==> flow/design.v <==
module alu #(
	parameter INST_W = 4,
	parameter INT_W  = 6,
	parameter FRAC_W = 10,
	parameter DATA_W = INT_W + FRAC_W
)(
	input                      i_clk,
	input                      i_rst_n,
	input                      i_in_valid,
	output                     o_busy,
	input         [INST_W-1:0] i_inst,
	input  signed [DATA_W-1:0] i_data_a,
	input  signed [DATA_W-1:0] i_data_b,
	output                     o_out_valid,
	output        [DATA_W-1:0] o_data
);
	localparam SIGN_ADD = 4'b0000;
	localparam SIGN_SUB = 4'b0001;
	localparam SIGN_MUL = 4'b0010;
	localparam SOFTPLUS = 4'b0100;
	localparam XOR      = 4'b0101;
	localparam ARS      = 4'b0110;  
	localparam LEFT_ROT = 4'b0111;
	localparam CNT_L0   = 4'b1000;  
	localparam REV_M4   = 4'b1001;  
	localparam INIT     = 4'b1010;  
	localparam SIGN_ACC_1 = 4'b0011;
	localparam SIGN_ACC_2 = 4'b1011;
	localparam VECT_W    = 20;
	localparam VECT_SIZE = 16;
	reg [INST_W - 1: 0] current_state;
	reg [INST_W - 1: 0] next_state;
	reg                        o_busy_r;
	reg                        o_out_valid_r;
	reg        [DATA_W - 1: 0] o_data_r;
	wire                       o_busy_w;
	reg                        o_out_valid_w;
	reg        [DATA_W - 1: 0] o_data_w;
	reg signed [VECT_W - 1: 0] data_acc_old [VECT_SIZE - 1: 0];
	reg signed [VECT_W - 1: 0] data_acc_new [VECT_SIZE - 1: 0];
	reg signed [VECT_W - 1: 0] data_acc_out;
	reg signed [DATA_W - 1: 0] i_data_a_r;
	reg signed [DATA_W - 1: 0] i_data_b_r;
	reg need_saturate;
	integer i;
	assign o_busy       = o_busy_r;
	assign o_out_valid  = o_out_valid_r;
	assign o_data       = o_data_r;
	assign o_busy_w     = i_in_valid || current_state != INIT;
	always @ (*)
	begin
		data_acc_out  = 0;
		need_saturate = 0;
		begin
			case (current_state)
				SIGN_ADD:
				begin
					o_out_valid_w = 1;
					o_data_w      = add(i_data_a_r, i_data_b_r);
				end
				SIGN_SUB:
				begin
					o_out_valid_w = 1;
					o_data_w      = sub(i_data_a_r, i_data_b_r);
				end
				SIGN_MUL:
				begin
					o_out_valid_w = 1;
					o_data_w      = mul(i_data_a_r, i_data_b_r);
				end
				SIGN_ACC_1:
				begin
					o_out_valid_w = 0;
					o_data_w      = 0;
				end
				SIGN_ACC_2:
				begin
					data_acc_out = data_acc_new[i_data_a_r[$clog2(VECT_SIZE) - 1: 0]];
					if (data_acc_out[VECT_W - 1])
					begin
						need_saturate = (data_acc_out[(VECT_W - 1) - 1-: (VECT_W - DATA_W)] != {{(VECT_W - DATA_W){1'b1}}});
					end
					else
					begin
						need_saturate = (data_acc_out[(VECT_W - 1) - 1-: (VECT_W - DATA_W)] != {{(VECT_W - DATA_W){1'b0}}});
					end
					o_out_valid_w = 1;
					o_data_w      = (need_saturate) ?
										sat(data_acc_out[VECT_W - 1]) :
										data_acc_out[DATA_W - 1: 0];
				end
				SOFTPLUS:
				begin
					o_out_valid_w = 1;
					o_data_w      = softplus(i_data_a_r);
				end
				XOR:
				begin
					o_out_valid_w = 1;
					o_data_w      = exor(i_data_a_r, i_data_b_r);
				end
				ARS:
				begin
					o_out_valid_w = 1;
					o_data_w      = ars(i_data_a_r, i_data_b_r);
				end
				LEFT_ROT:
				begin
					o_out_valid_w = 1;
					o_data_w      = left_rot(i_data_a_r, i_data_b_r);
				end
				CNT_L0:
				begin
					o_out_valid_w = 1;
					o_data_w      = cnt_l0(i_data_a_r);
				end
				REV_M4:
				begin
					o_out_valid_w = 1;
					o_data_w      = rev_m4(i_data_a_r, i_data_b_r);
				end
				default:
				begin
					o_out_valid_w = 0;
					o_data_w      = 0;
				end
			endcase
		end
	end
	always @ (posedge i_clk or negedge i_rst_n)
	begin
		if (!i_rst_n)
		begin
			i_data_a_r <= 0;
			i_data_b_r <= 0;
		end
		else
		begin
			if (i_in_valid)
			begin
				i_data_a_r <= i_data_a;
				i_data_b_r <= i_data_b;
			end
			else
			begin
				i_data_a_r <= i_data_a_r;
				i_data_b_r <= i_data_b_r;
			end
		end
	end
	always @ (posedge i_clk or negedge i_rst_n)
	begin
		if (!i_rst_n)
		begin
			o_busy_r <= 1;
		end
		else
		begin
			o_busy_r <= o_busy_w;
		end
	end
	always @ (posedge i_clk or negedge i_rst_n)
	begin
		if (!i_rst_n)
		begin
			o_out_valid_r <= 0;
		end
		else
		begin
			o_out_valid_r <= o_out_valid_w;
		end
	end
	always @ (posedge i_clk or negedge i_rst_n)
	begin
		if (!i_rst_n)
		begin
			for (i = 0; i < VECT_SIZE; i = i + 1)
			begin
				data_acc_new[i] <= 0;
			end
		end
		else
		begin
			for (i = 0; i < VECT_SIZE; i = i + 1)
			begin
				if (current_state == SIGN_ACC_1 && i == i_data_a_r)
				begin
					data_acc_new[i] <= data_acc_old[i] + i_data_b_r;
				end
				else
				begin
					data_acc_new[i] <= data_acc_new[i];
				end
			end
		end
	end
	always @ (posedge i_clk or negedge i_rst_n)
	begin
		if (!i_rst_n)
		begin
			for (i = 0; i < VECT_SIZE; i = i + 1)
			begin
				data_acc_old[i] <= 0;
			end
		end
		else if (current_state == SIGN_ACC_2)
		begin
			for (i = 0; i < VECT_SIZE; i = i + 1)
			begin
				data_acc_old[i] <= data_acc_new[i];
			end
		end
	end
	always @ (posedge i_clk or negedge i_rst_n)
	begin
		if (!i_rst_n)
		begin
			current_state <= INIT;
		end
		else
		begin
			current_state <= next_state;
		end
	end
	always @ (*)
	begin
		case (current_state)
			INIT:
			begin
				if (i_in_valid)
				begin
					case (i_inst)
						SIGN_ADD:   next_state = SIGN_ADD;    
						SIGN_SUB:   next_state = SIGN_SUB;    
						SIGN_MUL:   next_state = SIGN_MUL;    
						SIGN_ACC_1: next_state = SIGN_ACC_1;  
						SOFTPLUS:   next_state = SOFTPLUS;    
						XOR:        next_state = XOR;         
						ARS:        next_state = ARS;         
						LEFT_ROT:   next_state = LEFT_ROT;    
						CNT_L0:     next_state = CNT_L0;      
						REV_M4:     next_state = REV_M4;      
						default:    next_state = INIT;        
					endcase
				end
				else
				begin
					next_state = INIT;
				end
			end
			SIGN_ACC_1:
			begin
				next_state = SIGN_ACC_2;
			end
			default:  next_state = INIT;
		endcase
	end
	always @ (posedge i_clk or negedge i_rst_n)
	begin
		if (!i_rst_n)
		begin
			o_data_r <= 0;
		end
		else
		begin
			o_data_r <= o_data_w;
		end
	end
	function automatic signed [DATA_W - 1: 0] add;
		input signed [DATA_W - 1: 0] a;
		input signed [DATA_W - 1: 0] b;
		reg signed [DATA_W - 1: 0] sum;
		reg                        is_overflow;
		begin
			sum = a + b;
			is_overflow = (a[DATA_W - 1] & b[DATA_W - 1] & ~sum[DATA_W - 1]) || (~a[DATA_W - 1] & ~b[DATA_W - 1] & sum[DATA_W - 1]);
			add = (is_overflow) ? sat(!sum[DATA_W - 1]) : sum;
		end
	endfunction
	function automatic signed [DATA_W - 1: 0] sub;
		input signed [DATA_W - 1: 0] a;
		input signed [DATA_W - 1: 0] b;
		reg signed [DATA_W - 1: 0] diff;
		reg                        is_overflow;
		begin
			diff = a - b;
			is_overflow = (a[DATA_W - 1] & ~b[DATA_W - 1] & ~diff[DATA_W - 1]) || (~a[DATA_W - 1] & b[DATA_W - 1] & diff[DATA_W - 1]);
			sub = (is_overflow) ? sat(!diff[DATA_W - 1]) : diff;
		end
	endfunction
	function automatic signed [DATA_W - 1: 0] mul;
		input signed [DATA_W - 1: 0] a;
		input signed [DATA_W - 1: 0] b;
		reg [2 * DATA_W: 0] prod;
		reg                 is_overflow;
		reg                 is_signed;
		begin
			prod = a * b;
			prod = rnd(prod, 9);
			is_signed = prod[2 * DATA_W];
			if (is_signed)
			begin
				is_overflow = (prod[(2 * DATA_W) - 1-: INT_W + 1] != {{(INT_W + 1){1'b1}}});
			end
			else
			begin
				is_overflow = (prod[(2 * DATA_W) - 1-: INT_W + 1] != {{(INT_W + 1){1'b0}}});
			end
			mul = prod[((2 * DATA_W) - INT_W - 1)-: DATA_W];
			mul = (is_overflow) ? sat(is_signed) : mul;
		end
	endfunction
	function automatic signed [DATA_W - 1: 0] softplus;
		input signed [DATA_W - 1: 0] a;
		reg signed [2 * DATA_W: 0] frac;
		reg signed  [INT_W - 1: 0] a_int;
		begin
			a_int = a[(DATA_W - 1)-: INT_W];
			if (a_int >= 'sd2)  
			begin
				softplus = a;
			end
			else if (a_int < 'sd2 && a_int >= 'sd0)  
			begin
				frac = a << 1;
				frac = frac + 12'b1000_0000_0000;
				frac = frac[DATA_W - 1: 0] * 16'hAAAB;
				frac = rnd(frac, 16);
				frac = frac >> 17;
				softplus = frac[DATA_W - 1: 0];
			end
			else if (a_int < 'sd0 && a_int >= -'sd1)  
			begin
				frac = a + 12'b1000_0000_0000;
				frac = frac[DATA_W - 1: 0] * 16'hAAAB;
				frac = rnd(frac, 16);
				frac = frac >> 17;
				softplus = frac[DATA_W - 1: 0];
			end
			else if (a_int < -'sd1 && a_int >= -'sd2)  
			begin
				frac = a << 1;
				frac = frac[DATA_W - 1: 0] + 14'b01_0100_0000_0000;
				frac = frac[DATA_W - 1: 0] * 16'hE38F;
				frac = rnd(frac, 18);
				frac = frac >> 19;
				softplus = frac[DATA_W - 1: 0];
			end
			else if (a_int < -'sd2 && a_int >= -'sd3)  
			begin
				frac = a + 12'b1100_0000_0000;
				frac = frac[DATA_W - 1: 0] * 16'hE38F;
				frac = rnd(frac, 18);
				frac = frac >> 19;
				softplus = frac[DATA_W - 1: 0];
			end
			else  
			begin
				softplus = 0;
			end
		end
	endfunction
	function automatic signed [DATA_W - 1: 0] exor;
		input signed [DATA_W - 1: 0] a;
		input signed [DATA_W - 1: 0] b;
		begin
			exor = a ^ b;
		end
	endfunction
	function automatic signed [DATA_W - 1: 0] ars;
		input signed [DATA_W - 1: 0] a;
		input signed [DATA_W - 1: 0] b;
		begin
			ars = a >>> b;
		end
	endfunction
	function automatic [DATA_W - 1: 0] left_rot;
		input [DATA_W - 1: 0] a;
		input [DATA_W - 1: 0] b;
		begin
			left_rot = (a << b) | (a >> (DATA_W - b));
		end
	endfunction
	function automatic [DATA_W - 1: 0] cnt_l0;
		input [DATA_W - 1: 0] a;
		reg [$clog2(DATA_W): 0] leading_one;
		integer i;
		begin
			if (a == 0)
			begin
				cnt_l0 = DATA_W;
			end
			else
			begin
				leading_one = 0;
				for (i = DATA_W - 1; i > 0; i = i - 1)
				begin
					if (a[i] && i > leading_one)
					begin
						leading_one = i;
					end
				end
				cnt_l0 = DATA_W - 1 - leading_one;
			end
		end
	endfunction
	function automatic [DATA_W - 1: 0] rev_m4;
		input [DATA_W - 1: 0] a;
		input [DATA_W - 1: 0] b;
		integer i;
		begin
			for (i = 0; i < 13; i = i + 1)
			begin
				rev_m4[i] = (a[i+: 4] == b[(DATA_W - 1 - i)-: 4]);
			end
			rev_m4[DATA_W - 1-: 3] = 0;
		end
	endfunction
	function automatic signed [DATA_W - 1: 0] sat;
		input is_signed;
		begin
			sat = (is_signed) ? 16'b1000_0000_0000_0000 : 16'b0111_1111_1111_1111;
		end
	endfunction
	function automatic signed [2 * DATA_W: 0] rnd;
		input signed [2 * DATA_W: 0] a;
		input    [$clog2(DATA_W): 0] rounding_bit;
		begin
			rnd = (a[rounding_bit]) ? a + (1'b1 << rounding_bit) : a;
		end
	endfunction
endmodule
# Reports on alu
# Module alu before and after one edit of its RTL, step after step.
# "orig" refers to lines of the RTL above, "edited" to lines of the edited file.
# "delta" is "edited" less "orig", of the values as shown; "rel_change_pct" is that difference over "orig", in percent.
# Operators carry their Yosys type and port widths (W data, S select, Z words).
# The mark -- stands for no value.
[design]
top = "alu"
clock = "i_clk"
library = "sky130hd"
pvt_corner = "tt_025C_1v80"

# Edit of the RTL
# Unified diff, file above to edited file.
# The edit is scripted: it alters the design's behaviour and was not made to optimise anything.
# begin of diff
@@ -256,15 +256,5 @@
 		endcase
 	end
-	always @ (posedge i_clk or negedge i_rst_n)
-	begin
-		if (!i_rst_n)
-		begin
-			o_data_r <= 0;
-		end
-		else
-		begin
-			o_data_r <= o_data_w;
-		end
-	end
+	always @(*) o_data_r = o_data_w;
 	function automatic signed [DATA_W - 1: 0] add;
 		input signed [DATA_W - 1: 0] a;
# end of diff

# Word level
# Counts by Yosys on the flattened word-level netlist (proc, flatten, opt, wreduce). Print and check cells are left out.
# Memory sizes are those after Yosys's memory passes, which may raise the word count (mostly to a power of two), join words into wider ones and drop unused or constant bits.
[bits]
columns = ["item", "orig", "edited", "delta", "rel_change_pct"]
rows = [
  ["in_bits", 39, 39, 0, 0.00],
  ["output_inout_bits", 18, 18, 0, 0.00],
  ["rom_bits", 64, 64, 0, 0.00],
  ["n_memories", 1, 1, 0, 0.00],
  ["wordCells", 288, 287, -1, -0.35],
  ["regBits", 694, 678, -16, -2.31],
]
[memory_table]
columns = ["item", "orig", "edited"]
rows = [
  ["memory_list", "16x4 r1 w0", "16x4 r1 w0"],
]
[op_classes]
columns = ["item", "orig", "edited", "delta", "rel_change_pct"]
rows = [
  ["reduce_and_logical", 44, 44, 0, 0.00],
  ["logic", 14, 14, 0, 0.00],
  ["n_shift", 3, 3, 0, 0.00],
  ["mux", 74, 74, 0, 0.00],
  ["equal", 57, 57, 0, 0.00],
  ["n_mul", 5, 5, 0, 0.00],
  ["cmp", 23, 23, 0, 0.00],
  ["add_sub_neg", 29, 29, 0, 0.00],
]
# Unchanged operator kinds not shown: 57.

# Depth
# Yosys ltp: most cells in a row. Word level: on the elaborated netlist, between registers, memories and ports. Mapped: between sequential cells and ports; inverters and the memories' decode and read muxes count.
[logic_depth]
columns = ["item", "orig", "edited", "delta", "rel_change_pct"]
rows = [
  ["ltp_word", 76, 76, 0, 0.00],
  ["abc_area", "0", "0", "--", "--"],
  ["depth_mapped", 34, 33, -1, -2.94],
]

# Synthesis result
# Source: synth_stat.txt of the flow (Yosys; design flattened, memories mapped). It holds for the ABC_AREA given above (unset counts as 0); a run with the other value may have another netlist.
[synth_totals]
columns = ["item", "orig", "edited", "delta", "rel_change_pct"]
rows = [
  ["ff_cells", 694, 678, -16, -2.31],
  ["cell_count", 8137, 8149, 12, 0.15],
  ["yosys_area_um2", 70531.4, 70114.7, -416.7, -0.59],
]
[by_type]
columns = ["type", "orig", "edited", "delta", "rel_change_pct"]
rows = [
  ["sky130_fd_sc_hd__o21ai_0", 527, 585, 58, 11.01],
  ["sky130_fd_sc_hd__a21o_1", 119, 86, -33, -27.73],
  ["sky130_fd_sc_hd__a21oi_1", 353, 378, 25, 7.08],
  ["sky130_fd_sc_hd__nand2_1", 1673, 1651, -22, -1.32],
  ["sky130_fd_sc_hd__xnor2_1", 238, 259, 21, 8.82],
  ["sky130_fd_sc_hd__or3_1", 30, 50, 20, 66.67],
  ["sky130_fd_sc_hd__a211o_1", 25, 45, 20, 80.00],
  ["sky130_fd_sc_hd__nor2_1", 343, 362, 19, 5.54],
  ["sky130_fd_sc_hd__a22oi_1", 80, 98, 18, 22.50],
  ["sky130_fd_sc_hd__a21boi_0", 41, 59, 18, 43.90],
  ["sky130_fd_sc_hd__dfrtp_1", 691, 675, -16, -2.32],
  ["sky130_fd_sc_hd__nand4_1", 44, 28, -16, -36.36],
  ["sky130_fd_sc_hd__xor2_1", 199, 185, -14, -7.04],
  ["sky130_fd_sc_hd__o22ai_1", 31, 17, -14, -45.16],
  ["sky130_fd_sc_hd__mux2_2", 38, 49, 11, 28.95],
  ["sky130_fd_sc_hd__or4_1", 25, 14, -11, -44.00],
  ["sky130_fd_sc_hd__inv_1", 891, 881, -10, -1.12],
  ["sky130_fd_sc_hd__and2_1", 51, 41, -10, -19.61],
]
# Unchanged cell types not shown: 23.
# The list need not be complete.

# Worst setup path after synthesis
# Source: OpenSTA report_checks on the synthesized netlist (no wires, ideal clock, input and output delay 20% of the period each), path of least setup slack; recovery checks are left aside. Register names are those of the netlist, which keeps one name where synthesis merged equal registers.
[synth_path]
columns = ["item", "orig", "edited", "delta", "rel_change_pct"]
rows = [
  ["path_type", "flip-flop to flip-flop", "flip-flop to output port", "--", "--"],
  ["from", "reg i_data_b_r[1]", "reg i_data_b_r[1]", "--", "--"],
  ["to", "reg o_data_r[14]", "out o_data[12]", "--", "--"],
  ["setup_ps", 129, "--", "--", "--"],
  ["delay_ps", 8695, 8837, 142, 1.63],
  ["tclk_ps", 10000, 10000, 0, 0.00],
  ["slack_ps", 1305, -837, -2142, "--"],
  ["path_buffers", 4, 4, 0, 0.00],
  ["arrival_ps", 8566, 8837, 271, 3.16],
  ["stages", 33, 33, 0, 0.00],
  ["synth_period_reached_ps", 8695, 10837, 2142, 24.63],
]
# "delay_ps" is the arrival time less input delay plus setup time.
# A path that ends at an output port has no setup time.
# "stages" counts driving pins, that of a launching flip-flop among them; a cell with two outputs on the path counts twice.
# "synth_period_reached_ps" is the clock period less the worst setup slack; recovery checks do not enter. This is arithmetic on one report: input and output delays are still those of the set period (20% each).
# The rows between start and end are the longest chain of elaborated cells between them; the timing report does not say that the signal goes this way. Where chains are equally long, one stands for them.
# A line is the first line of the expression or statement that the cell stems from. Yosys adds cells for indexed reads and writes and turns some case tables into memories.
# At most two assigning lines are given for a register; there are more.
[synth_between_orig]
path_cell_list = "sky130_fd_sc_hd__dfrtp_1 -> sky130_fd_sc_hd__buf_4 -> sky130_fd_sc_hd__inv_1 -> sky130_fd_sc_hd__buf_1 -> sky130_fd_sc_hd__buf_1 -> sky130_fd_sc_hd__nor2_1 -> sky130_fd_sc_hd__fa_1 -> sky130_fd_sc_hd__inv_1 -> sky130_fd_sc_hd__fa_1 -> sky130_fd_sc_hd__inv_1 -> sky130_fd_sc_hd__fa_1 -> sky130_fd_sc_hd__inv_1 -> sky130_fd_sc_hd__fa_1 -> sky130_fd_sc_hd__inv_1 -> sky130_fd_sc_hd__fa_1 -> sky130_fd_sc_hd__inv_1 -> sky130_fd_sc_hd__fa_1 -> sky130_fd_sc_hd__inv_1 -> sky130_fd_sc_hd__ha_1 -> sky130_fd_sc_hd__buf_4 -> sky130_fd_sc_hd__o21a_1 -> sky130_fd_sc_hd__nor2_1 -> sky130_fd_sc_hd__or4_4 -> sky130_fd_sc_hd__o221ai_4 -> sky130_fd_sc_hd__xor2_4 -> sky130_fd_sc_hd__nand3_4 -> sky130_fd_sc_hd__nor4_4 -> sky130_fd_sc_hd__nand4_1 -> sky130_fd_sc_hd__nor3_1 -> sky130_fd_sc_hd__o211ai_1 -> sky130_fd_sc_hd__a211o_1 -> sky130_fd_sc_hd__a211oi_1 -> sky130_fd_sc_hd__o21ai_1"
elab_chain_cells = 8
cone_cells = 29
classes_between = "add/sub (4); mul (1); eq/ne (1); shift (3); mux (10); logic (7); reduce/logical (3)"
[synth_rtl_orig]
columns = ["item", "line", "text"]
rows = [
  ["start, declared", 43, "reg signed [DATA_W - 1: 0] i_data_b_r;"],
  ["start, assigned", 142, "i_data_b_r <= i_data_b;"],
  ["start, assigned", 147, "i_data_b_r <= i_data_b_r;"],
  ["$mul A16 B16 Y32", 298, "prod = a * b;"],
  ["$add A32 B11 Y33", 429, "rnd = (a[rounding_bit]) ? a + (1'b1 << rounding_bit) : a;"],
  ["$mux W33", 429, ""],
  ["$reduce_bool A7 Y1", 307, "is_overflow = (prod[(2 * DATA_W) - 1-: INT_W + 1] != {{(INT_W + 1){1'b0}}});"],
  ["$mux W1", 301, "if (is_signed)"],
  ["$mux W1", 55, "case (current_state)"],
  ["$mux W16", 310, "mul = (is_overflow) ? sat(is_signed) : mul;"],
  ["$pmux W16 S10", 55, ""],
  ["end, assigned", 262, "o_data_r <= 0;"],
  ["end, assigned", 266, "o_data_r <= o_data_w;"],
  ["end, declared", 35, "reg [DATA_W - 1: 0] o_data_r;"],
]
[synth_between_edited]
path_cell_list = "sky130_fd_sc_hd__dfrtp_1 -> sky130_fd_sc_hd__inv_1 -> sky130_fd_sc_hd__buf_1 -> sky130_fd_sc_hd__clkbuf_1 -> sky130_fd_sc_hd__nor2_1 -> sky130_fd_sc_hd__fa_1 -> sky130_fd_sc_hd__inv_1 -> sky130_fd_sc_hd__fa_1 -> sky130_fd_sc_hd__inv_1 -> sky130_fd_sc_hd__ha_1 -> sky130_fd_sc_hd__inv_1 -> sky130_fd_sc_hd__fa_1 -> sky130_fd_sc_hd__inv_1 -> sky130_fd_sc_hd__fa_1 -> sky130_fd_sc_hd__inv_1 -> sky130_fd_sc_hd__fa_1 -> sky130_fd_sc_hd__inv_1 -> sky130_fd_sc_hd__ha_1 -> sky130_fd_sc_hd__buf_2 -> sky130_fd_sc_hd__and2_1 -> sky130_fd_sc_hd__and3_1 -> sky130_fd_sc_hd__a2111oi_0 -> sky130_fd_sc_hd__a2bb2oi_1 -> sky130_fd_sc_hd__xnor2_1 -> sky130_fd_sc_hd__nor4b_2 -> sky130_fd_sc_hd__nand3b_1 -> sky130_fd_sc_hd__o32a_1 -> sky130_fd_sc_hd__o31ai_1 -> sky130_fd_sc_hd__o2111ai_1 -> sky130_fd_sc_hd__nand2_1 -> sky130_fd_sc_hd__buf_2 -> sky130_fd_sc_hd__o21ai_1 -> sky130_fd_sc_hd__o211ai_1"
elab_chain_cells = 8
cone_cells = 30
classes_between = "add/sub (4); mul (1); eq/ne (2); shift (3); mux (10); logic (7); reduce/logical (3)"
[synth_rtl_edited]
columns = ["item", "line", "text"]
rows = [
  ["start, declared", 43, "reg signed [DATA_W - 1: 0] i_data_b_r;"],
  ["start, assigned", 142, "i_data_b_r <= i_data_b;"],
  ["start, assigned", 147, "i_data_b_r <= i_data_b_r;"],
  ["$mul A16 B16 Y32", 288, "prod = a * b;"],
  ["$add A32 B11 Y33", 419, "rnd = (a[rounding_bit]) ? a + (1'b1 << rounding_bit) : a;"],
  ["$mux W33", 419, ""],
  ["$reduce_bool A7 Y1", 297, "is_overflow = (prod[(2 * DATA_W) - 1-: INT_W + 1] != {{(INT_W + 1){1'b0}}});"],
  ["$mux W1", 291, "if (is_signed)"],
  ["$mux W1", 55, "case (current_state)"],
  ["$mux W16", 300, "mul = (is_overflow) ? sat(is_signed) : mul;"],
  ["$pmux W16 S10", 55, ""],
  ["end, declared", 15, "output [DATA_W-1:0] o_data"],
]

# Worst path after layout
# From the final timing report of the runs of set A: the path of least setup slack in the routed layout; clock arrival at registers is part of the times.
# The path's times are printed in steps of 10 ps; the period is the one set.
[layout_path]
columns = ["item", "orig", "edited", "delta", "rel_change_pct"]
rows = [
  ["path_type", "flip-flop to flip-flop", "flip-flop to output port", "--", "--"],
  ["from", "reg i_data_a_r[11]", "reg i_data_a_r[8]", "--", "--"],
  ["to", "reg o_data_r[5]", "out o_data[9]", "--", "--"],
  ["slack_ps", 460, -890, -1350, "--"],
  ["stages", 26, 31, 5, 19.23],
  ["setup_ps", 100, "--", "--", "--"],
  ["arrival_ps", 9470, 8350, -1120, -11.83],
  ["path_buffers", 1, 7, 6, 600.00],
  ["tclk_ps", 9320, 9320, 0, 0.00],
]
# At most two assigning lines are given for a register; there are more.
[layout_between_orig]
path_cell_list = "sky130_fd_sc_hd__dfrtp_1 -> sky130_fd_sc_hd__buf_4 -> sky130_fd_sc_hd__ha_1 -> sky130_fd_sc_hd__inv_1 -> sky130_fd_sc_hd__fa_1 -> sky130_fd_sc_hd__inv_1 -> sky130_fd_sc_hd__fa_1 -> sky130_fd_sc_hd__fa_1 -> sky130_fd_sc_hd__fa_1 -> sky130_fd_sc_hd__inv_1 -> sky130_fd_sc_hd__fa_1 -> sky130_fd_sc_hd__inv_1 -> sky130_fd_sc_hd__fa_1 -> sky130_fd_sc_hd__ha_1 -> sky130_fd_sc_hd__a21oi_1 -> sky130_fd_sc_hd__nand3_1 -> sky130_fd_sc_hd__a31oi_2 -> sky130_fd_sc_hd__o21ai_1 -> sky130_fd_sc_hd__xor2_1 -> sky130_fd_sc_hd__nand4_4 -> sky130_fd_sc_hd__nor4_4 -> sky130_fd_sc_hd__nor4b_1 -> sky130_fd_sc_hd__o21ai_1 -> sky130_fd_sc_hd__a211oi_2 -> sky130_fd_sc_hd__o21bai_1 -> sky130_fd_sc_hd__o221ai_1"
[layout_rtl_orig]
columns = ["item", "line", "text"]
rows = [
  ["start, declared", 42, "reg signed [DATA_W - 1: 0] i_data_a_r;"],
  ["start, assigned", 141, "i_data_a_r <= i_data_a;"],
  ["start, assigned", 146, "i_data_a_r <= i_data_a_r;"],
  ["end, assigned", 262, "o_data_r <= 0;"],
  ["end, assigned", 266, "o_data_r <= o_data_w;"],
  ["end, declared", 35, "reg [DATA_W - 1: 0] o_data_r;"],
]
# orig: Chain of elaborated cells between the ends: none given.
[layout_between_edited]
path_cell_list = "sky130_fd_sc_hd__dfrtp_1 -> sky130_fd_sc_hd__buf_12 -> sky130_fd_sc_hd__buf_6 -> sky130_fd_sc_hd__ha_1 -> sky130_fd_sc_hd__inv_1 -> sky130_fd_sc_hd__fa_1 -> sky130_fd_sc_hd__fa_1 -> sky130_fd_sc_hd__fa_1 -> sky130_fd_sc_hd__fa_1 -> sky130_fd_sc_hd__fa_1 -> sky130_fd_sc_hd__inv_1 -> sky130_fd_sc_hd__fa_1 -> sky130_fd_sc_hd__ha_4 -> sky130_fd_sc_hd__buf_4 -> sky130_fd_sc_hd__nand3_1 -> sky130_fd_sc_hd__o221ai_2 -> sky130_fd_sc_hd__a21o_1 -> sky130_fd_sc_hd__buf_4 -> sky130_fd_sc_hd__nor3_4 -> sky130_fd_sc_hd__a21oi_2 -> sky130_fd_sc_hd__xnor2_2 -> sky130_fd_sc_hd__or4b_4 -> sky130_fd_sc_hd__or3_4 -> sky130_fd_sc_hd__o22ai_4 -> sky130_fd_sc_hd__a31oi_1 -> sky130_fd_sc_hd__o22a_2 -> sky130_fd_sc_hd__buf_8 -> sky130_fd_sc_hd__buf_4 -> sky130_fd_sc_hd__o21ai_2 -> sky130_fd_sc_hd__o211ai_1 -> sky130_fd_sc_hd__buf_2"
[layout_rtl_edited]
columns = ["item", "line", "text"]
rows = [
  ["start, declared", 42, "reg signed [DATA_W - 1: 0] i_data_a_r;"],
  ["start, assigned", 141, "i_data_a_r <= i_data_a;"],
  ["start, assigned", 146, "i_data_a_r <= i_data_a_r;"],
  ["end, declared", 15, "output [DATA_W-1:0] o_data"],
]
# edited: Chain of elaborated cells between the ends: none given.

# Measured runs
# Both versions went through the flow (Yosys, OpenROAD) with the same settings in each pair. Constraints: input delay and output delay 20% of the set period each, output load 0.01 pF.
[flow_settings_set_A]
CORE_UTILIZATION = 45
period_ns = 9.32
CAP_MARGIN = 20
CORE_MARGIN = 2
SLEW_MARGIN = 20
[results_set_A]
columns = ["item", "orig", "edited", "delta", "rel_change_pct"]
rows = [
  ["timing.setup.tns_ps", 0, -12250, -12250, "--"],
  ["die_area_um2", 159920.0, 158986.0, -934.0, -0.58],
  ["yosys.chip_area_um2", 70531.4, 70114.7, -416.7, -0.59],
  ["fin_ws_ps", 459, -891, -1350, "--"],
  ["period_less_ws_ps", 8861, 10211, 1350, 15.24],
  ["layout_stdcell_area_um2", 76804.9, 83538.9, 6734.0, 8.77],
]
[flow_settings_set_B]
CORE_ASPECT_RATIO = 1.17
CORE_MARGIN = 3
CORE_UTILIZATION = 37
CTS_CLUSTER_DIAMETER = 104
CTS_CLUSTER_SIZE = 12
GPL_ROUTABILITY_DRIVEN = 1
GPL_TIMING_DRIVEN = 1
MAX_ROUTING_LAYER = "met4"
PLACE_DENSITY = 0.56
SETUP_SLACK_MARGIN = -0.9
SLEW_MARGIN = 10
period_ns = 9.59
CAP_MARGIN = 20
[results_set_B]
columns = ["item", "orig", "edited", "delta", "rel_change_pct"]
rows = [
  ["timing.setup.tns_ps", 0, -9923, -9923, "--"],
  ["die_area_um2", 195917.0, 194776.0, -1141.0, -0.58],
  ["yosys.chip_area_um2", 70531.4, 70114.7, -416.7, -0.59],
  ["fin_ws_ps", 793, -787, -1580, "--"],
  ["period_less_ws_ps", 8797, 10377, 1580, 17.96],
  ["layout_stdcell_area_um2", 76273.2, 82132.5, 5859.3, 7.68],
]
# "period_less_ws_ps" is the run's clock period less its worst setup slack. It is reckoned from that one timing run; input and output delays stay at 20% of the period that was set.
